==> flow/design.v <==
module memory_controller( CLK_48MHZ,RESET,SDRAM_STATUS,READ_CMD, GEIG_DATA, MAG_DATA, BA_READ,COL_READ, ROW_READ, 
BA_WRITE, COL_WRITE, ROW_WRITE
,NEXT_READ,NEXT_WRITE,DATA_OUT,BA_OUT,COL_OUT,ROW_OUT,CMD_OUT);
input CLK_48MHZ,RESET,SDRAM_STATUS, READ_CMD;
input [79:0] GEIG_DATA;
input [79:0] MAG_DATA;
input [1:0] BA_READ;
input [8:0] COL_READ;
input [12:0] ROW_READ;
input [1:0] BA_WRITE;
input [8:0] COL_WRITE;
input [12:0] ROW_WRITE;
output NEXT_READ, NEXT_WRITE;
output [15:0] DATA_OUT;
output [1:0] BA_OUT;
output [8:0] COL_OUT;
output [12:0] ROW_OUT;
output [1:0] CMD_OUT;
reg [79:0] geig_prev;
reg [79:0] geig_buffer;
parameter new_geig_cmd =2'b01;
parameter num_geig_cycles = 5;
reg [79:0] mag_prev;
reg [79:0] mag_buffer;
parameter new_mag_cmd =2'b10;
parameter num_mag_cycles = 5;
reg [79:0] data_buffer;
reg read_prev;
parameter new_read_cmd = 2'b11;
reg [23:0] read_address;
reg [23:0] write_address;
reg [7:0] schedule;
reg [2:0] num_cycles;
reg [2:0] write_count;
reg busy_hold;
reg next_write;
reg next_read;
reg [1:0] ba_out;
reg [12:0] row_out;
reg [8:0] col_out;
reg [15:0] data_out;
reg [1:0] cmd_out;
assign NEXT_WRITE = next_write;
assign NEXT_READ = next_read;
assign CMD_OUT = cmd_out;
assign BA_OUT = ba_out;
assign ROW_OUT = row_out;
assign COL_OUT = col_out;
assign DATA_OUT = data_out;
always @(posedge CLK_48MHZ or negedge RESET)
begin
if (RESET==1'b0) begin
    schedule = 8'b00000000;
    busy_hold = 1'b0;
    write_count=4'b0000;
    next_write<=0;
    next_read<=0;
    cmd_out<=2'b00;
    num_cycles=0;
    ba_out<=0;
    row_out<=0;
    col_out<=0;
    data_out<=0;
    write_address=0;
    read_address=0;
    mag_prev=80'b0;
    geig_prev=80'b0;
end else begin
write_address = {BA_WRITE,COL_WRITE,ROW_WRITE};
read_address = {BA_READ,COL_READ,ROW_READ};
if ((schedule[1:0] ==2'b00) && (RESET==1'b1)) begin
    schedule=schedule>>2;
end
if ((geig_prev!=GEIG_DATA) && (RESET==1'b1)) begin
    geig_buffer[79:0] = GEIG_DATA;
    geig_prev = GEIG_DATA;
    if (schedule[1:0] == 2'b00) begin
        schedule[1:0] = new_geig_cmd;
    end else if (schedule[3:2] ==2'b00) begin
        schedule[3:2] = new_geig_cmd;
    end else if (schedule[5:4] == 2'b00) begin
        schedule[5:4] = new_geig_cmd;
    end else begin
        schedule[7:6] = new_geig_cmd;
    end
end else begin
    geig_prev= GEIG_DATA;
end
if ((mag_prev!=MAG_DATA) && (RESET==1'b1)) begin
    mag_buffer[79:0] = MAG_DATA;
    mag_prev = MAG_DATA;
    if (schedule[1:0] == 2'b00) begin
        schedule[1:0] = new_mag_cmd;
    end else if (schedule[3:2] ==2'b00) begin
        schedule[3:2] = new_mag_cmd;
    end else if (schedule[5:4] == 2'b00) begin
        schedule[5:4] = new_mag_cmd;
    end else begin
        schedule[7:6] = new_mag_cmd;
    end
end else begin
    mag_prev=MAG_DATA;
end
if ((READ_CMD ==1'b1) && (read_prev ==1'b0) && (RESET==1'b1))begin
    read_prev=READ_CMD;
    if (schedule[1:0] == 2'b00) begin
        schedule[1:0] = new_read_cmd;
    end else if (schedule[3:2] ==2'b00) begin
        schedule[3:2] = new_read_cmd;
    end else if (schedule[5:4] == 2'b00) begin
        schedule[5:4] = new_read_cmd;
    end else begin
        schedule[7:6] = new_read_cmd;
    end
end else begin
    read_prev = READ_CMD;
end
if (((schedule[1:0] == new_geig_cmd) || (schedule[1:0] == new_mag_cmd)) && (RESET==1'b1)) begin
    if ((schedule[1:0] == new_geig_cmd) && (write_count==0)) begin
        num_cycles=num_geig_cycles;
        data_buffer[79:0] = geig_buffer;
    end else if ((schedule[1:0] == new_mag_cmd) && (write_count==0)) begin
        num_cycles = num_mag_cycles;
        data_buffer[79:0]=mag_buffer;
    end
    if (write_count<num_cycles) begin
        if ((SDRAM_STATUS==1'b1) && (busy_hold==1)) begin
            cmd_out<=2'b00;
        end
        if ((busy_hold==1'b1)&&(SDRAM_STATUS==1'b0)) begin
            next_write<=1'b1;
            data_buffer = data_buffer >>16;
            busy_hold=1'b0;
            write_count=write_count+1;
        end else if ((SDRAM_STATUS==1'b0) && (busy_hold==0)) begin
            next_write<=1'b0;
            cmd_out<=2'b10;
            ba_out<=BA_WRITE;
            row_out<=ROW_WRITE;
            col_out<=COL_WRITE;
            data_out<=data_buffer[15:0];
            busy_hold=1'b1;
        end
    end else if (write_count==num_cycles) begin
        write_count=0;
        schedule=schedule>>2;
    end
end else if ((schedule[1:0]==new_read_cmd) && (RESET==1'b1)) begin
    if (read_address == write_address) begin 
        schedule=schedule>>2;
    end else begin
        if ((SDRAM_STATUS==1'b1) && (busy_hold==1)) begin
            cmd_out<=2'b00;
        end    
        if ((SDRAM_STATUS==1'b0) && (busy_hold==1)) begin
            next_read<=1'b1;
            busy_hold=0;
            schedule=schedule>>2;
        end else if ((SDRAM_STATUS==1'b0) && (busy_hold==0)) begin
            next_read<=1'b0;
            cmd_out<=2'b01;
            ba_out<=BA_READ;
            row_out<=ROW_READ;
            col_out<=COL_READ;
            busy_hold=1'b1;
        end
    end
end
end  
end
endmodule
module sdram_interface(CLK_48MHZ,RESET,TIMESTAMP,A_IN_BANK,A_IN_COL,A_IN_ROW,D_IN,CMD_IN,
SDRAM_DQ_IN,SDRAM_DQ_OUT,SDRAM_DQ_OE,
SDRAM_A0,SDRAM_A1,SDRAM_A2,SDRAM_A3,SDRAM_A4,SDRAM_A5,SDRAM_A6,SDRAM_A7,SDRAM_A8,SDRAM_A9,SDRAM_A10,SDRAM_A11,
SDRAM_A12,
SDRAM_CLK_EN,SDRAM_BA0,SDRAM_BA1,SDRAM_CKE,SDRAM_CS,SDRAM_RAS,SDRAM_CAS,SDRAM_WE,SDRAM_DQML,SDRAM_DQMU,
STATUS,DATA_READ);
parameter t_rc = 4;  
parameter t_ras = 3;  
parameter t_rcd= 1;  
parameter t_rp = 2;  
parameter t_dpl = 1;  
parameter t_rrd =1;  
parameter t_ref = 1;  
input CLK_48MHZ;
input RESET;
input [23:0] TIMESTAMP;
input [1:0] CMD_IN;  
input [1:0] A_IN_BANK;
input [8:0] A_IN_COL;
input [12:0] A_IN_ROW;
input [15:0] D_IN;
input [15:0] SDRAM_DQ_IN;
output [15:0] SDRAM_DQ_OUT;
output SDRAM_DQ_OE;
output SDRAM_A0,SDRAM_A1,SDRAM_A2,SDRAM_A3,SDRAM_A4,SDRAM_A5,SDRAM_A6,SDRAM_A7,SDRAM_A8,SDRAM_A9,SDRAM_A10,
SDRAM_A11,SDRAM_A12,
SDRAM_CLK_EN,SDRAM_BA0,SDRAM_BA1,SDRAM_CKE,SDRAM_CS,SDRAM_RAS,SDRAM_CAS,SDRAM_WE,SDRAM_DQML,SDRAM_DQMU;
output STATUS;
output [15:0] DATA_READ;
reg busy;
assign STATUS=busy;
reg [15:0] dout;  
reg weVAL;  
assign SDRAM_DQ_OUT = dout;
assign SDRAM_DQ_OE = weVAL;
reg [15:0] dread;  
assign DATA_READ[0] = dread[0];
assign DATA_READ[1] = dread[1];
assign DATA_READ[2] = dread[2];
assign DATA_READ[3] = dread[3];
assign DATA_READ[4] = dread[4];
assign DATA_READ[5] = dread[5];
assign DATA_READ[6] = dread[6];
assign DATA_READ[7] = dread[7];
assign DATA_READ[8] = dread[8];
assign DATA_READ[9] = dread[9];
assign DATA_READ[10] = dread[10];
assign DATA_READ[11] = dread[11];
assign DATA_READ[12] = dread[12];
assign DATA_READ[13] = dread[13];
assign DATA_READ[14] = dread[14];
assign DATA_READ[15] = dread[15];
reg [12:0] address;
assign SDRAM_A0 = address[0];
assign SDRAM_A1 = address[1];
assign SDRAM_A2 = address[2];
assign SDRAM_A3 = address[3];
assign SDRAM_A4 = address[4];
assign SDRAM_A5 = address[5];
assign SDRAM_A6 = address[6];
assign SDRAM_A7 = address[7];
assign SDRAM_A8 = address[8];
assign SDRAM_A9 = address[9];
assign SDRAM_A10 = address[10];
assign SDRAM_A11 = address[11];
assign SDRAM_A12 = address[12];
reg pwr_up_hold;
reg pwr_stabalize;
reg [3:0] init_counter;
reg [23:0] ts_delay;
assign SDRAM_CLK_EN = pwr_stabalize;  
reg cke;
reg cs;
reg ras;
reg cas;
reg we;
reg ba0;
reg ba1;
reg dqmu;
reg dqml;
assign SDRAM_CKE = cke;
assign SDRAM_CS =  cs;
assign SDRAM_RAS=  ras;
assign SDRAM_CAS=  cas;
assign SDRAM_WE=   we;
assign SDRAM_BA0=  ba0;
assign SDRAM_BA1=  ba1;
assign SDRAM_DQMU= dqmu;
assign SDRAM_DQML= dqml;
reg write_cycle;
reg write_exit;
reg [3:0] write_counter;
reg read_cycle;
reg [3:0] read_counter;
reg read_exit;
reg idle_cycle;
always @(negedge CLK_48MHZ or negedge RESET)
begin
if (RESET==1'b0) begin
    weVAL<=1'b0;
    pwr_up_hold=1'b1;
    busy=1'b1;
    pwr_stabalize=1'b0;
    init_counter=4'b0;
    write_cycle=1'b0;
    write_exit=1'b0;
    write_counter=4'b0;
    read_cycle=1'b0;
    read_counter=4'b0;
    read_exit=1'b0;
    idle_cycle=1'b0;
    dout<=0;
    address=0;
    dread<=0;
    ts_delay=0;
    cke<=1'b0;
    cs<=1'b0;
    ras<=1'b0;
    cas<=1'b0;
    we<=1'b0;
    ba0<=1'b0;
    ba1<=1'b0;
    dqmu<=1'b0;
    dqml<=1'b0;
end else begin
    if (busy==0) begin
        if (CMD_IN==2) begin
            write_cycle=1;
            write_exit=0;
        end else if (CMD_IN==1) begin
            read_cycle=1;
            read_exit=0;
        end else begin
            idle_cycle=1;
        end
    end
    if (write_cycle==1) begin
        if (write_counter==t_rc+t_ras+2) begin
            cke<=0;
            cs<=0;
            ras<=0;
            cas<=0;
            we<=1;
            address=13'b0;
            busy=0;
            write_cycle=0;
            write_counter=0;
            write_exit=1;
        end
        if ((write_counter>t_rc+t_ras) && (write_counter<t_rc+t_ras+2)) begin
            cke<=1;
            cs<=0;
            ras<=1;
            cas<=1;
            we<=1;
            dqml<=1;
            dqmu<=1;
            weVAL<=0;
            address=13'b0;
            write_counter=write_counter+1;
        end
        if (write_counter==t_rc+t_ras) begin
            cke<=1;
            cs<=0;
            ras<=1;
            cas<=0;
            we<=0;
            address[8:0] = A_IN_COL;
            address[10] =1;
            weVAL<=1;
            dout<=D_IN;  
            write_counter=write_counter+1;
        end
        if ((write_counter>t_rc) && (write_counter<t_rc+t_ras)) begin
            cke<=1;
            cs<=0;
            ras<=1;
            cas<=1;
            we<=1;
            address=13'b0;
            write_counter=write_counter+1;
        end
        if (write_counter==t_rc) begin
            cke<=1;
            cs<=0;
            ras<=0;
            cas<=1;
            we<=1;
            dqmu<=0;
            dqml<=0;
            ba0<=A_IN_BANK[0];
            ba1<=A_IN_BANK[1];
            address=A_IN_ROW;
            write_counter=write_counter+1;
        end
        if ((write_counter>0) && (write_counter<t_rc)) begin
            cke<=1;
            cs<=0;
            ras<=1;
            cas<=1;
            we<=1;
            address=13'b0;
            write_counter=write_counter+1;
        end
        if ((write_counter==0) && (write_exit==0)) begin
            cke<=1;
            cs<=0;
            ras<=1;
            cas<=1;
            we<=1;
            busy=1;
            write_counter=write_counter+1;
        end
    end
    if (read_cycle==1) begin
        if (read_counter==t_rc+t_ras+5) begin
            cke<=0;
            cs<=0;
            ras<=0;
            cas<=0;
            we<=1;
            address=13'b0;
            busy=0;
            read_cycle=0;
            read_counter=0;
            read_exit=1;
        end
        if (read_counter==t_rc+t_ras+4) begin
            cke<=1;
            cs<=0;
            ras<=1;
            cas<=1;
            we<=1;
            dqmu<=1;
            dqml<=1;
            address=13'b0;
            read_counter=read_counter+1;
        end
        if (read_counter==t_rc+t_ras+3) begin
            cke<=1;
            cs<=0;
            ras<=1;
            cas<=1;
            we<=1;
            dread<=SDRAM_DQ_IN;
            address=13'b0;
            read_counter=read_counter+1;
        end
        if ((read_counter>t_rc+t_ras) && (read_counter<t_rc+t_ras+3)) begin
            cke<=1;
            cs<=0;
            ras<=1;
            cas<=1;
            we<=1;
            address=13'b0;
            read_counter=read_counter+1;
        end
        if (read_counter==t_rc+t_ras) begin
            cke<=1;
            cs<=0;
            ras<=1;
            cas<=0;
            we<=1;
            address[8:0] = A_IN_COL;
            address[10] =1; 
            dread<= 16'b0;
            read_counter=read_counter+1;
        end
        if ((read_counter>t_rc) && (read_counter<t_rc+t_ras)) begin
            cke<=1;
            cs<=0;
            ras<=1;
            cas<=1;
            we<=1;
            address=13'b0;
            read_counter=read_counter+1;
        end
        if (read_counter==t_rc) begin
            cke<=1;
            cs<=0;
            ras<=0;
            cas<=1;
            we<=1;
            dqmu<=0;
            dqml<=0;
            ba0<=A_IN_BANK[0];
            ba1<=A_IN_BANK[1];
            address=A_IN_ROW;
            read_counter=read_counter+1;
        end
        if ((read_counter>0) && (read_counter<t_rc)) begin
            cke<=1;
            cs<=0;
            ras<=1;
            cas<=1;
            we<=1;
            address=13'b0;
            read_counter=read_counter+1;
        end
        if ((read_counter==0) && (read_exit==0)) begin
            cke<=1;
            cs<=0;
            ras<=1;
            cas<=1;
            we<=1;
            busy=1;
            read_counter=read_counter+1;
        end
    end
    if (pwr_up_hold==1'b1) begin
        if (TIMESTAMP < 2) begin
            cke<=1'b0;
            cs<=1'b0;
            dqml<=1'b0;
            dqmu<=1'b0;
            dout<=16'b0;
            busy=1;
        end else if ((TIMESTAMP>=2)&&(TIMESTAMP<4)) begin
            pwr_stabalize=1'b1;
            cke<=1'b1;
            dqml<=1'b1;
            dqmu<=1'b1;
        end else if (TIMESTAMP>=4) begin  
            if (init_counter==t_rp+1+t_rc+1+1) begin
                cke<=0;
                cs<=0;
                ras<=0;
                cas<=0;
                we<=1;
                address=13'b0;
                pwr_up_hold=1'b0;  
                busy=0;
            end
            if (init_counter==t_rp+1+t_rc+1) begin
                cke<=1;
                cs<=0;
                ras<=1;
                cas<=1;
                we<=1;
                address=13'b0;
                init_counter=init_counter+1;
            end
            if (init_counter==t_rp+1+t_rc) begin
                cke<=1;
                cs<=0;
                ras<=0;
                cas<=0;
                we<=0;
                ba1<=0;
                ba0<=1;
                address=13'b0001000100000;
                init_counter=init_counter+1;
            end
            if ((init_counter>t_rp+1) && (init_counter<t_rp+1+t_rc)) begin
                cke<=1;
                cs<=0;
                ras<=1;
                cas<=1;
                we<=1;
                address=13'b0;
                init_counter=init_counter+1;
            end
            if ((init_counter==t_rp+1) && (TIMESTAMP==ts_delay)) begin
                cke<=1;
                cs<=0;
                ras<=1;
                cas<=1;
                we<=1;
                init_counter=init_counter+1;
            end
            if ((init_counter==t_rp+1) && (TIMESTAMP!=ts_delay)) begin
                cke<=0;
                cs<=0;
                ras<=1;
                cas<=1;
                we<=1;
                address=13'b0;
            end
            if (init_counter==t_rp) begin
                cke<=0;
                cs<=0;
                ras<=0;
                cas<=0;
                we<=1;
                address=13'b0;
                init_counter=init_counter+1;
                ts_delay=TIMESTAMP+1;
            end
            if ((init_counter>0) && (init_counter<t_rp)) begin
                cke<=1;
                cs<=0;
                ras<=1;
                cas<=1;
                we<=1;
                address=13'b0;
                init_counter=init_counter+1;
            end
            if (init_counter==0) begin
                cke<=1;
                cs<=0;
                ras<=0;
                cas<=1;
                we<=0;
                address[10]=1;
                init_counter=init_counter+1;
            end
        end
    end
end  
end
endmodule
module read_buffer( CLK_48MHZ,RESET,NEXT_BYTE,DATA_READ,ROW_WRITE,READ_CMD,BYTE_OUT);
input CLK_48MHZ, RESET, NEXT_BYTE;
input [15:0] DATA_READ;
input [12:0] ROW_WRITE;
output READ_CMD;
output [7:0] BYTE_OUT;
reg read_cmd;
reg [1:0] init_stage;
reg [8:0] init_wait;
reg [7:0] byte_out;
reg [1:0] position;
reg next_byte_prev;
reg [15:0] buffer_a;
reg [15:0] buffer_b;
assign BYTE_OUT = byte_out;
assign READ_CMD = read_cmd;
always @(posedge CLK_48MHZ or negedge RESET) begin
    if (RESET==1'b0) begin
        read_cmd<=1'b0;
        position<= 2'b00;
        byte_out<=8'b0;
        next_byte_prev<=1'b0;
        init_stage=1;
        init_wait=0;
        buffer_a<=0;
        buffer_b<=0;
    end else begin
        next_byte_prev<=NEXT_BYTE;
        if ((NEXT_BYTE==1'b1) && (next_byte_prev==1'b0) && (init_stage==0)) begin
            if (position==2'b00) begin
                byte_out<=buffer_a[7:0];
                position<=position+1;
            end else if (position==2'b01) begin
                byte_out<=buffer_a[15:8];
                position<=position+1;
            end else if (position==2'b10) begin
                byte_out<=buffer_b[7:0];
                position<=position+1;
            end else begin
                byte_out<=buffer_b[15:8];
                position<=2'b00;
            end
        end
        if ((init_stage==1) && (ROW_WRITE>=13'b0000000000011)) begin
            read_cmd<=1'b1;
            init_stage=2;
        end
        if (init_stage==2) begin
            if (init_wait<300) begin
                buffer_a<=DATA_READ;
                init_wait=init_wait+1;
            end else if ((init_wait>=300) && (init_wait<400)) begin
                read_cmd<=1'b0;
                init_wait=init_wait+1;
            end else if (init_wait>=400) begin
                read_cmd<=1'b1;
                init_wait=0;
                init_stage=0;
            end 
        end
        if ((position==2'b00) && (init_stage==0)) begin
            read_cmd<=1'b1;
        end
        if ((position==2'b01) && (init_stage==0)) begin
            read_cmd<=1'b0;
            buffer_b<=DATA_READ;
        end
        if ((position==2'b10) && (init_stage==0)) begin
            read_cmd<=1'b1;
        end
        if ((position==2'b11) && (init_stage==0)) begin
            buffer_a<=DATA_READ;
            read_cmd<=1'b0;
        end
    end
end
endmodule
module write_address_traversal( CLK,RESET,NEXT, BA_WRITE_OUT, ROW_WRITE_OUT,COL_WRITE_OUT );
input CLK, NEXT, RESET;
output [1:0] BA_WRITE_OUT;
output [8:0] COL_WRITE_OUT;
output [12:0] ROW_WRITE_OUT;
reg [23:0] current_count;
reg next_prev;  
assign BA_WRITE_OUT = current_count[23:22];
assign COL_WRITE_OUT = current_count[21:13];
assign ROW_WRITE_OUT = current_count[12:0];
always @(negedge CLK or negedge RESET)
begin
if (RESET==1'b0) begin
    current_count=24'b0;
    next_prev=1'b0;
end else begin
    if (NEXT && !next_prev) begin
    if (current_count == 24'b111111111111111111111111) begin
        current_count = 24'b0;
    end else begin
        current_count = current_count+1;
    end
end
    next_prev = NEXT;
end
end
endmodule
module read_address_traversal( CLK,NEXT,RESET, BA_READ_OUT, ROW_READ_OUT,COL_READ_OUT );
input CLK,NEXT,RESET;
output [1:0] BA_READ_OUT;
output [8:0] COL_READ_OUT;
output [12:0] ROW_READ_OUT;
reg [23:0] current_count;
reg next_prev;  
assign BA_READ_OUT = current_count[23:22];
assign COL_READ_OUT = current_count[21:13];
assign ROW_READ_OUT = current_count[12:0];
always @(negedge CLK or negedge RESET)
begin
if (RESET==1'b0) begin
    current_count=24'b0;
    next_prev=1'b0;
end else begin
    if (NEXT && !next_prev) begin
    if (current_count == 24'b111111111111111111111111) begin
        current_count = 24'b0;
    end else begin
        current_count = current_count+1;
    end
    end
    next_prev = NEXT;
    end
end
endmodule
module sdram_logger (
    input         clk,           
    input         rst_n,         
    input  [23:0] timestamp,     
    input  [79:0] geig_data,     
    input  [79:0] mag_data,      
    input         next_byte,     
    input  [15:0] sdram_dq_in,   
    output [15:0] sdram_dq_out,  
    output        sdram_dq_oe,   
    output [12:0] sdram_a,
    output [1:0]  sdram_ba,
    output        sdram_clk_en,
    output        sdram_cke,
    output        sdram_cs,
    output        sdram_ras,
    output        sdram_cas,
    output        sdram_we,
    output        sdram_dqml,
    output        sdram_dqmu,
    output [7:0]  byte_out       
);
wire        sdram_status;
wire [15:0] data_read;
wire        next_read, next_write, read_cmd;
wire [15:0] mc_data_out;
wire [1:0]  mc_ba_out, mc_cmd_out;
wire [8:0]  mc_col_out;
wire [12:0] mc_row_out;
wire [1:0]  ba_read, ba_write;
wire [8:0]  col_read, col_write;
wire [12:0] row_read, row_write;
memory_controller memory_controller_0(
    .CLK_48MHZ    ( clk ),
    .RESET        ( rst_n ),
    .SDRAM_STATUS ( sdram_status ),
    .READ_CMD     ( read_cmd ),
    .GEIG_DATA    ( geig_data ),
    .MAG_DATA     ( mag_data ),
    .BA_READ      ( ba_read ),
    .COL_READ     ( col_read ),
    .ROW_READ     ( row_read ),
    .BA_WRITE     ( ba_write ),
    .COL_WRITE    ( col_write ),
    .ROW_WRITE    ( row_write ),
    .NEXT_READ    ( next_read ),
    .NEXT_WRITE   ( next_write ),
    .DATA_OUT     ( mc_data_out ),
    .BA_OUT       ( mc_ba_out ),
    .COL_OUT      ( mc_col_out ),
    .ROW_OUT      ( mc_row_out ),
    .CMD_OUT      ( mc_cmd_out )
);
read_address_traversal read_address_traversal_0(
    .CLK          ( clk ),
    .NEXT         ( next_read ),
    .RESET        ( rst_n ),
    .BA_READ_OUT  ( ba_read ),
    .ROW_READ_OUT ( row_read ),
    .COL_READ_OUT ( col_read )
);
write_address_traversal write_address_traversal_0(
    .CLK           ( clk ),
    .RESET         ( rst_n ),
    .NEXT          ( next_write ),
    .BA_WRITE_OUT  ( ba_write ),
    .ROW_WRITE_OUT ( row_write ),
    .COL_WRITE_OUT ( col_write )
);
read_buffer read_buffer_0(
    .CLK_48MHZ ( clk ),
    .RESET     ( rst_n ),
    .NEXT_BYTE ( next_byte ),
    .DATA_READ ( data_read ),
    .ROW_WRITE ( row_write ),
    .READ_CMD  ( read_cmd ),
    .BYTE_OUT  ( byte_out )
);
sdram_interface sdram_interface_0(
    .CLK_48MHZ    ( clk ),
    .RESET        ( rst_n ),
    .TIMESTAMP    ( timestamp ),
    .A_IN_BANK    ( mc_ba_out ),
    .A_IN_COL     ( mc_col_out ),
    .A_IN_ROW     ( mc_row_out ),
    .D_IN         ( mc_data_out ),
    .CMD_IN       ( mc_cmd_out ),
    .SDRAM_DQ_IN  ( sdram_dq_in ),
    .SDRAM_DQ_OUT ( sdram_dq_out ),
    .SDRAM_DQ_OE  ( sdram_dq_oe ),
    .SDRAM_A0  ( sdram_a[0] ),  .SDRAM_A1  ( sdram_a[1] ),  .SDRAM_A2  ( sdram_a[2] ),
    .SDRAM_A3  ( sdram_a[3] ),  .SDRAM_A4  ( sdram_a[4] ),  .SDRAM_A5  ( sdram_a[5] ),
    .SDRAM_A6  ( sdram_a[6] ),  .SDRAM_A7  ( sdram_a[7] ),  .SDRAM_A8  ( sdram_a[8] ),
    .SDRAM_A9  ( sdram_a[9] ),  .SDRAM_A10 ( sdram_a[10] ), .SDRAM_A11 ( sdram_a[11] ),
    .SDRAM_A12 ( sdram_a[12] ),
    .SDRAM_CLK_EN ( sdram_clk_en ),
    .SDRAM_BA0    ( sdram_ba[0] ),
    .SDRAM_BA1    ( sdram_ba[1] ),
    .SDRAM_CKE    ( sdram_cke ),
    .SDRAM_CS     ( sdram_cs ),
    .SDRAM_RAS    ( sdram_ras ),
    .SDRAM_CAS    ( sdram_cas ),
    .SDRAM_WE     ( sdram_we ),
    .SDRAM_DQML   ( sdram_dqml ),
    .SDRAM_DQMU   ( sdram_dqmu ),
    .STATUS       ( sdram_status ),
    .DATA_READ    ( data_read )
);
endmodule
# [Reports on sdram_logger]
# Tool output for the design above, in the order of the flow.
# Line numbers count from 1 in the design file above.
# Operators carry their Yosys type and port widths (W data, S select, Z words).
# Cell names lack the library's common part.
# A cell with n/a has no value.
[design] design="sdram_logger" clock_port="clk" lib="sky130hd" pvt_corner="tt_025C_1v80"

# [Word-level counts]
# Source: Yosys, flattened and elaborated, memories not mapped. Widths are those after wreduce. Registers that Yosys merges into a memory's read port (data or address) are not register bits. Print and check cells do not count. Equal cells are merged and count once.
[op_classes] add_sub_neg=27 n_eq=35 compare=26 bitwise=11 n_mux=438 n_reduce_logical=77
[ops] op="$mux W80" n=6
[ops] op="$mux W13" n=33
[ops] op="$mux W4" n=64
[ops] op="$mux W1" n=250
[ops] op="$ne A80 B80 Y1" n=2
[ops] op="$mux W16" n=9
[ops] op="$mux W9" n=13
[ops] op="$mux W8" n=13
[ops] op="$add A4 B1 Y4 const B" n=21
[ops] op="$mux W2" n=38
[ops] op="$add A24 B1 Y24 const B" n=3
[ops] op="$eq A24 B24 Y1" n=2
[ops] op="$eq A24 B24 Y1 const B" n=2
[ops] op="$mux W24" n=2
[ops] op="$logic_and A1 B1 Y1" n=35
[ops] op="$logic_not A2 Y1" n=13
[ops] op="$ge A24 B2 Y1 const B" n=1
[ops] op="$lt A24 B2 Y1 const B" n=1
[ops] op="$ne A24 B24 Y1" n=1
[ops] op="$ge A24 B3 Y1 const B" n=1
[ops] op="$lt A24 B3 Y1 const B" n=1
[ops] op="$eq A4 B4 Y1 const B" n=6
[ops] op="$lt A4 B3 Y1 const B" n=5
[ops] op="$eq A4 B3 Y1 const B" n=5
[ops] op="$ge A9 B9 Y1 const B" n=2
[ops] op="$lt A9 B9 Y1 const B" n=2
[ops] op="$mux W6" n=3
[ops] op="$mux W3" n=6
# Not listed: further kinds 28, cells in them 74.
[bits] out_inout_bits=48 reg_bits=663

# [Logic depth]
# Longest topological path by Yosys (ltp), each cell counted once; first at word level (registers and memories cut), then after technology mapping (sequential cells cut; the memories' decode and read muxes count).
[logic_depth] depth_word=49 ABC_AREA=0 depth_mapped=35 depth_no_buf=34

# [Mapped cells and area]
# The flow's flattened synthesis, as Yosys stat reports it; memories are mapped. The netlist is that of the ABC_AREA named above (0 if unset); the other value can give another one.
# The area totals of this step are shown rounded.
[synth_totals] buffers=191 stdcells=3105 area_um2=33500 sequential_area_um2=17800 ffs=662
[by_type] cell_type="edfxtp_1" n=241
[by_type] cell_type="dfrtp_1" n=272
[by_type] cell_type="dfrtn_1" n=146
[by_type] cell_type="xnor2_1" n=199
[by_type] cell_type="o21ai_0" n=288
[by_type] cell_type="mux2_2" n=116
[by_type] cell_type="mux2i_1" n=109
[by_type] cell_type="nand2_1" n=268
[by_type] cell_type="nor2_1" n=201
[by_type] cell_type="xor2_1" n=83
[by_type] cell_type="a21oi_1" n=137
[by_type] cell_type="ha_1" n=45
[by_type] cell_type="clkbuf_1" n=134
[by_type] cell_type="inv_1" n=127
[by_type] cell_type="nand4_1" n=69
[by_type] cell_type="o21ba_2" n=34
[by_type] cell_type="o211ai_1" n=40
[by_type] cell_type="o22a_1" n=33
# Not listed: further types 80, cells in them 563.
# By module: a second synthesis without flattening, with its own total; a netlist apart from the flattened one above.
[unflattened] cells_unflattened=3046 area_unflattened_um2=33200
# Rows give one instance, submodules left out.
[by_module] module="memory_controller" area_um2=20800 mod_seq_area_um2=12700 n_cells=1670 instances=1
[by_module] module="sdram_interface" area_um2=7150 mod_seq_area_um2=2450 n_cells=897 instances=1
[by_module] module="read_buffer" area_um2=2760 mod_seq_area_um2=1400 n_cells=238 instances=1
[by_module] module="read_address_traversal" area_um2=1250 mod_seq_area_um2=626 n_cells=122 instances=1
[by_module] module="write_address_traversal" area_um2=1210 mod_seq_area_um2=626 n_cells=119 instances=1
[by_module] module="sdram_logger" area_um2=0.0 mod_seq_area_um2=0.0 n_cells=0 instances=1

Add stored flow runs of sdram_logger

Settings and measured results of 4 stored flow runs for module sdram_logger (sky130hd), not sorted in any way. The constraints put input and output delay at 20% of the set period each and load the outputs with 0.01 pF.
"power" is the tool's figure for a default switching activity; nothing was simulated.
Measured values are rounded.
[run 1] settings: CAP_MARGIN=15, CELL_PAD_IN_SITES_DETAIL_PLACEMENT=2, CELL_PAD_IN_SITES_GLOBAL_PLACEMENT=2, CORE_ASPECT_RATIO=1.94, CORE_UTILIZATION=20, CTS_CLUSTER_SIZE=14, PLACE_DENSITY_LB_ADDON=0.05, SETUP_SLACK_MARGIN=3.38, TNS_END_PERCENT=100, period_ns=11.9, CORE_MARGIN=2, SLEW_MARGIN=20
[run 1] result: chip area after synthesis (Yosys) 33500 sq um, die area 171000 sq um, standard-cell area of the final layout 43500 sq um, utilization 26.1 %, worst setup slack after layout 1140 ps, total negative slack 0 ps, worst hold slack 460 ps, power 5850 uW
[run 2] settings: CAP_MARGIN=15, CELL_PAD_IN_SITES_DETAIL_PLACEMENT=0, CELL_PAD_IN_SITES_GLOBAL_PLACEMENT=1, CORE_ASPECT_RATIO=1.51, CORE_UTILIZATION=40, GPL_ROUTABILITY_DRIVEN=0, GPL_TIMING_DRIVEN=0, TNS_END_PERCENT=50, period_ns=14.0, CORE_MARGIN=2, SLEW_MARGIN=20
[run 2] result: chip area after synthesis (Yosys) 33500 sq um, die area 86100 sq um, standard-cell area of the final layout 40100 sq um, utilization 48.3 %, worst setup slack after layout 757 ps, total negative slack 0 ps, worst hold slack 441 ps, power 4800 uW
[run 3] settings: ABC_AREA=1, CAP_MARGIN=0, CELL_PAD_IN_SITES_DETAIL_PLACEMENT=1, CELL_PAD_IN_SITES_GLOBAL_PLACEMENT=0, CORE_ASPECT_RATIO=1.59, CORE_MARGIN=5, CORE_UTILIZATION=40, CTS_CLUSTER_SIZE=94, GPL_ROUTABILITY_DRIVEN=1, GPL_TIMING_DRIVEN=0, MAX_ROUTING_LAYER=met4, MIN_ROUTING_LAYER=met1, PLACE_DENSITY_LB_ADDON=0.15, SETUP_SLACK_MARGIN=1.56, SLEW_MARGIN=15, TNS_END_PERCENT=90, period_ns=7.76
[run 3] result: chip area after synthesis (Yosys) 33100 sq um, die area 88800 sq um, standard-cell area of the final layout 42900 sq um, utilization 52.0 %, worst setup slack after layout 209 ps, total negative slack 0 ps, worst hold slack 423 ps, power 8690 uW
[run 4] settings: ABC_AREA=1, CAP_MARGIN=0, CELL_PAD_IN_SITES_DETAIL_PLACEMENT=1, CELL_PAD_IN_SITES_GLOBAL_PLACEMENT=0, CORE_ASPECT_RATIO=1.59, CORE_MARGIN=5, CORE_UTILIZATION=40, CTS_CLUSTER_SIZE=87, GPL_ROUTABILITY_DRIVEN=1, GPL_TIMING_DRIVEN=0, MAX_ROUTING_LAYER=met4, MIN_ROUTING_LAYER=met1, PLACE_DENSITY_LB_ADDON=0.15, SETUP_SLACK_MARGIN=1.56, SLEW_MARGIN=15, TNS_END_PERCENT=5, period_ns=7.76
[run 4] result: chip area after synthesis (Yosys) 33100 sq um, die area 88800 sq um, standard-cell area of the final layout 41000 sq um, utilization 49.7 %, worst setup slack after layout 227 ps, total negative slack 0 ps, worst hold slack 433 ps, power 8520 uW
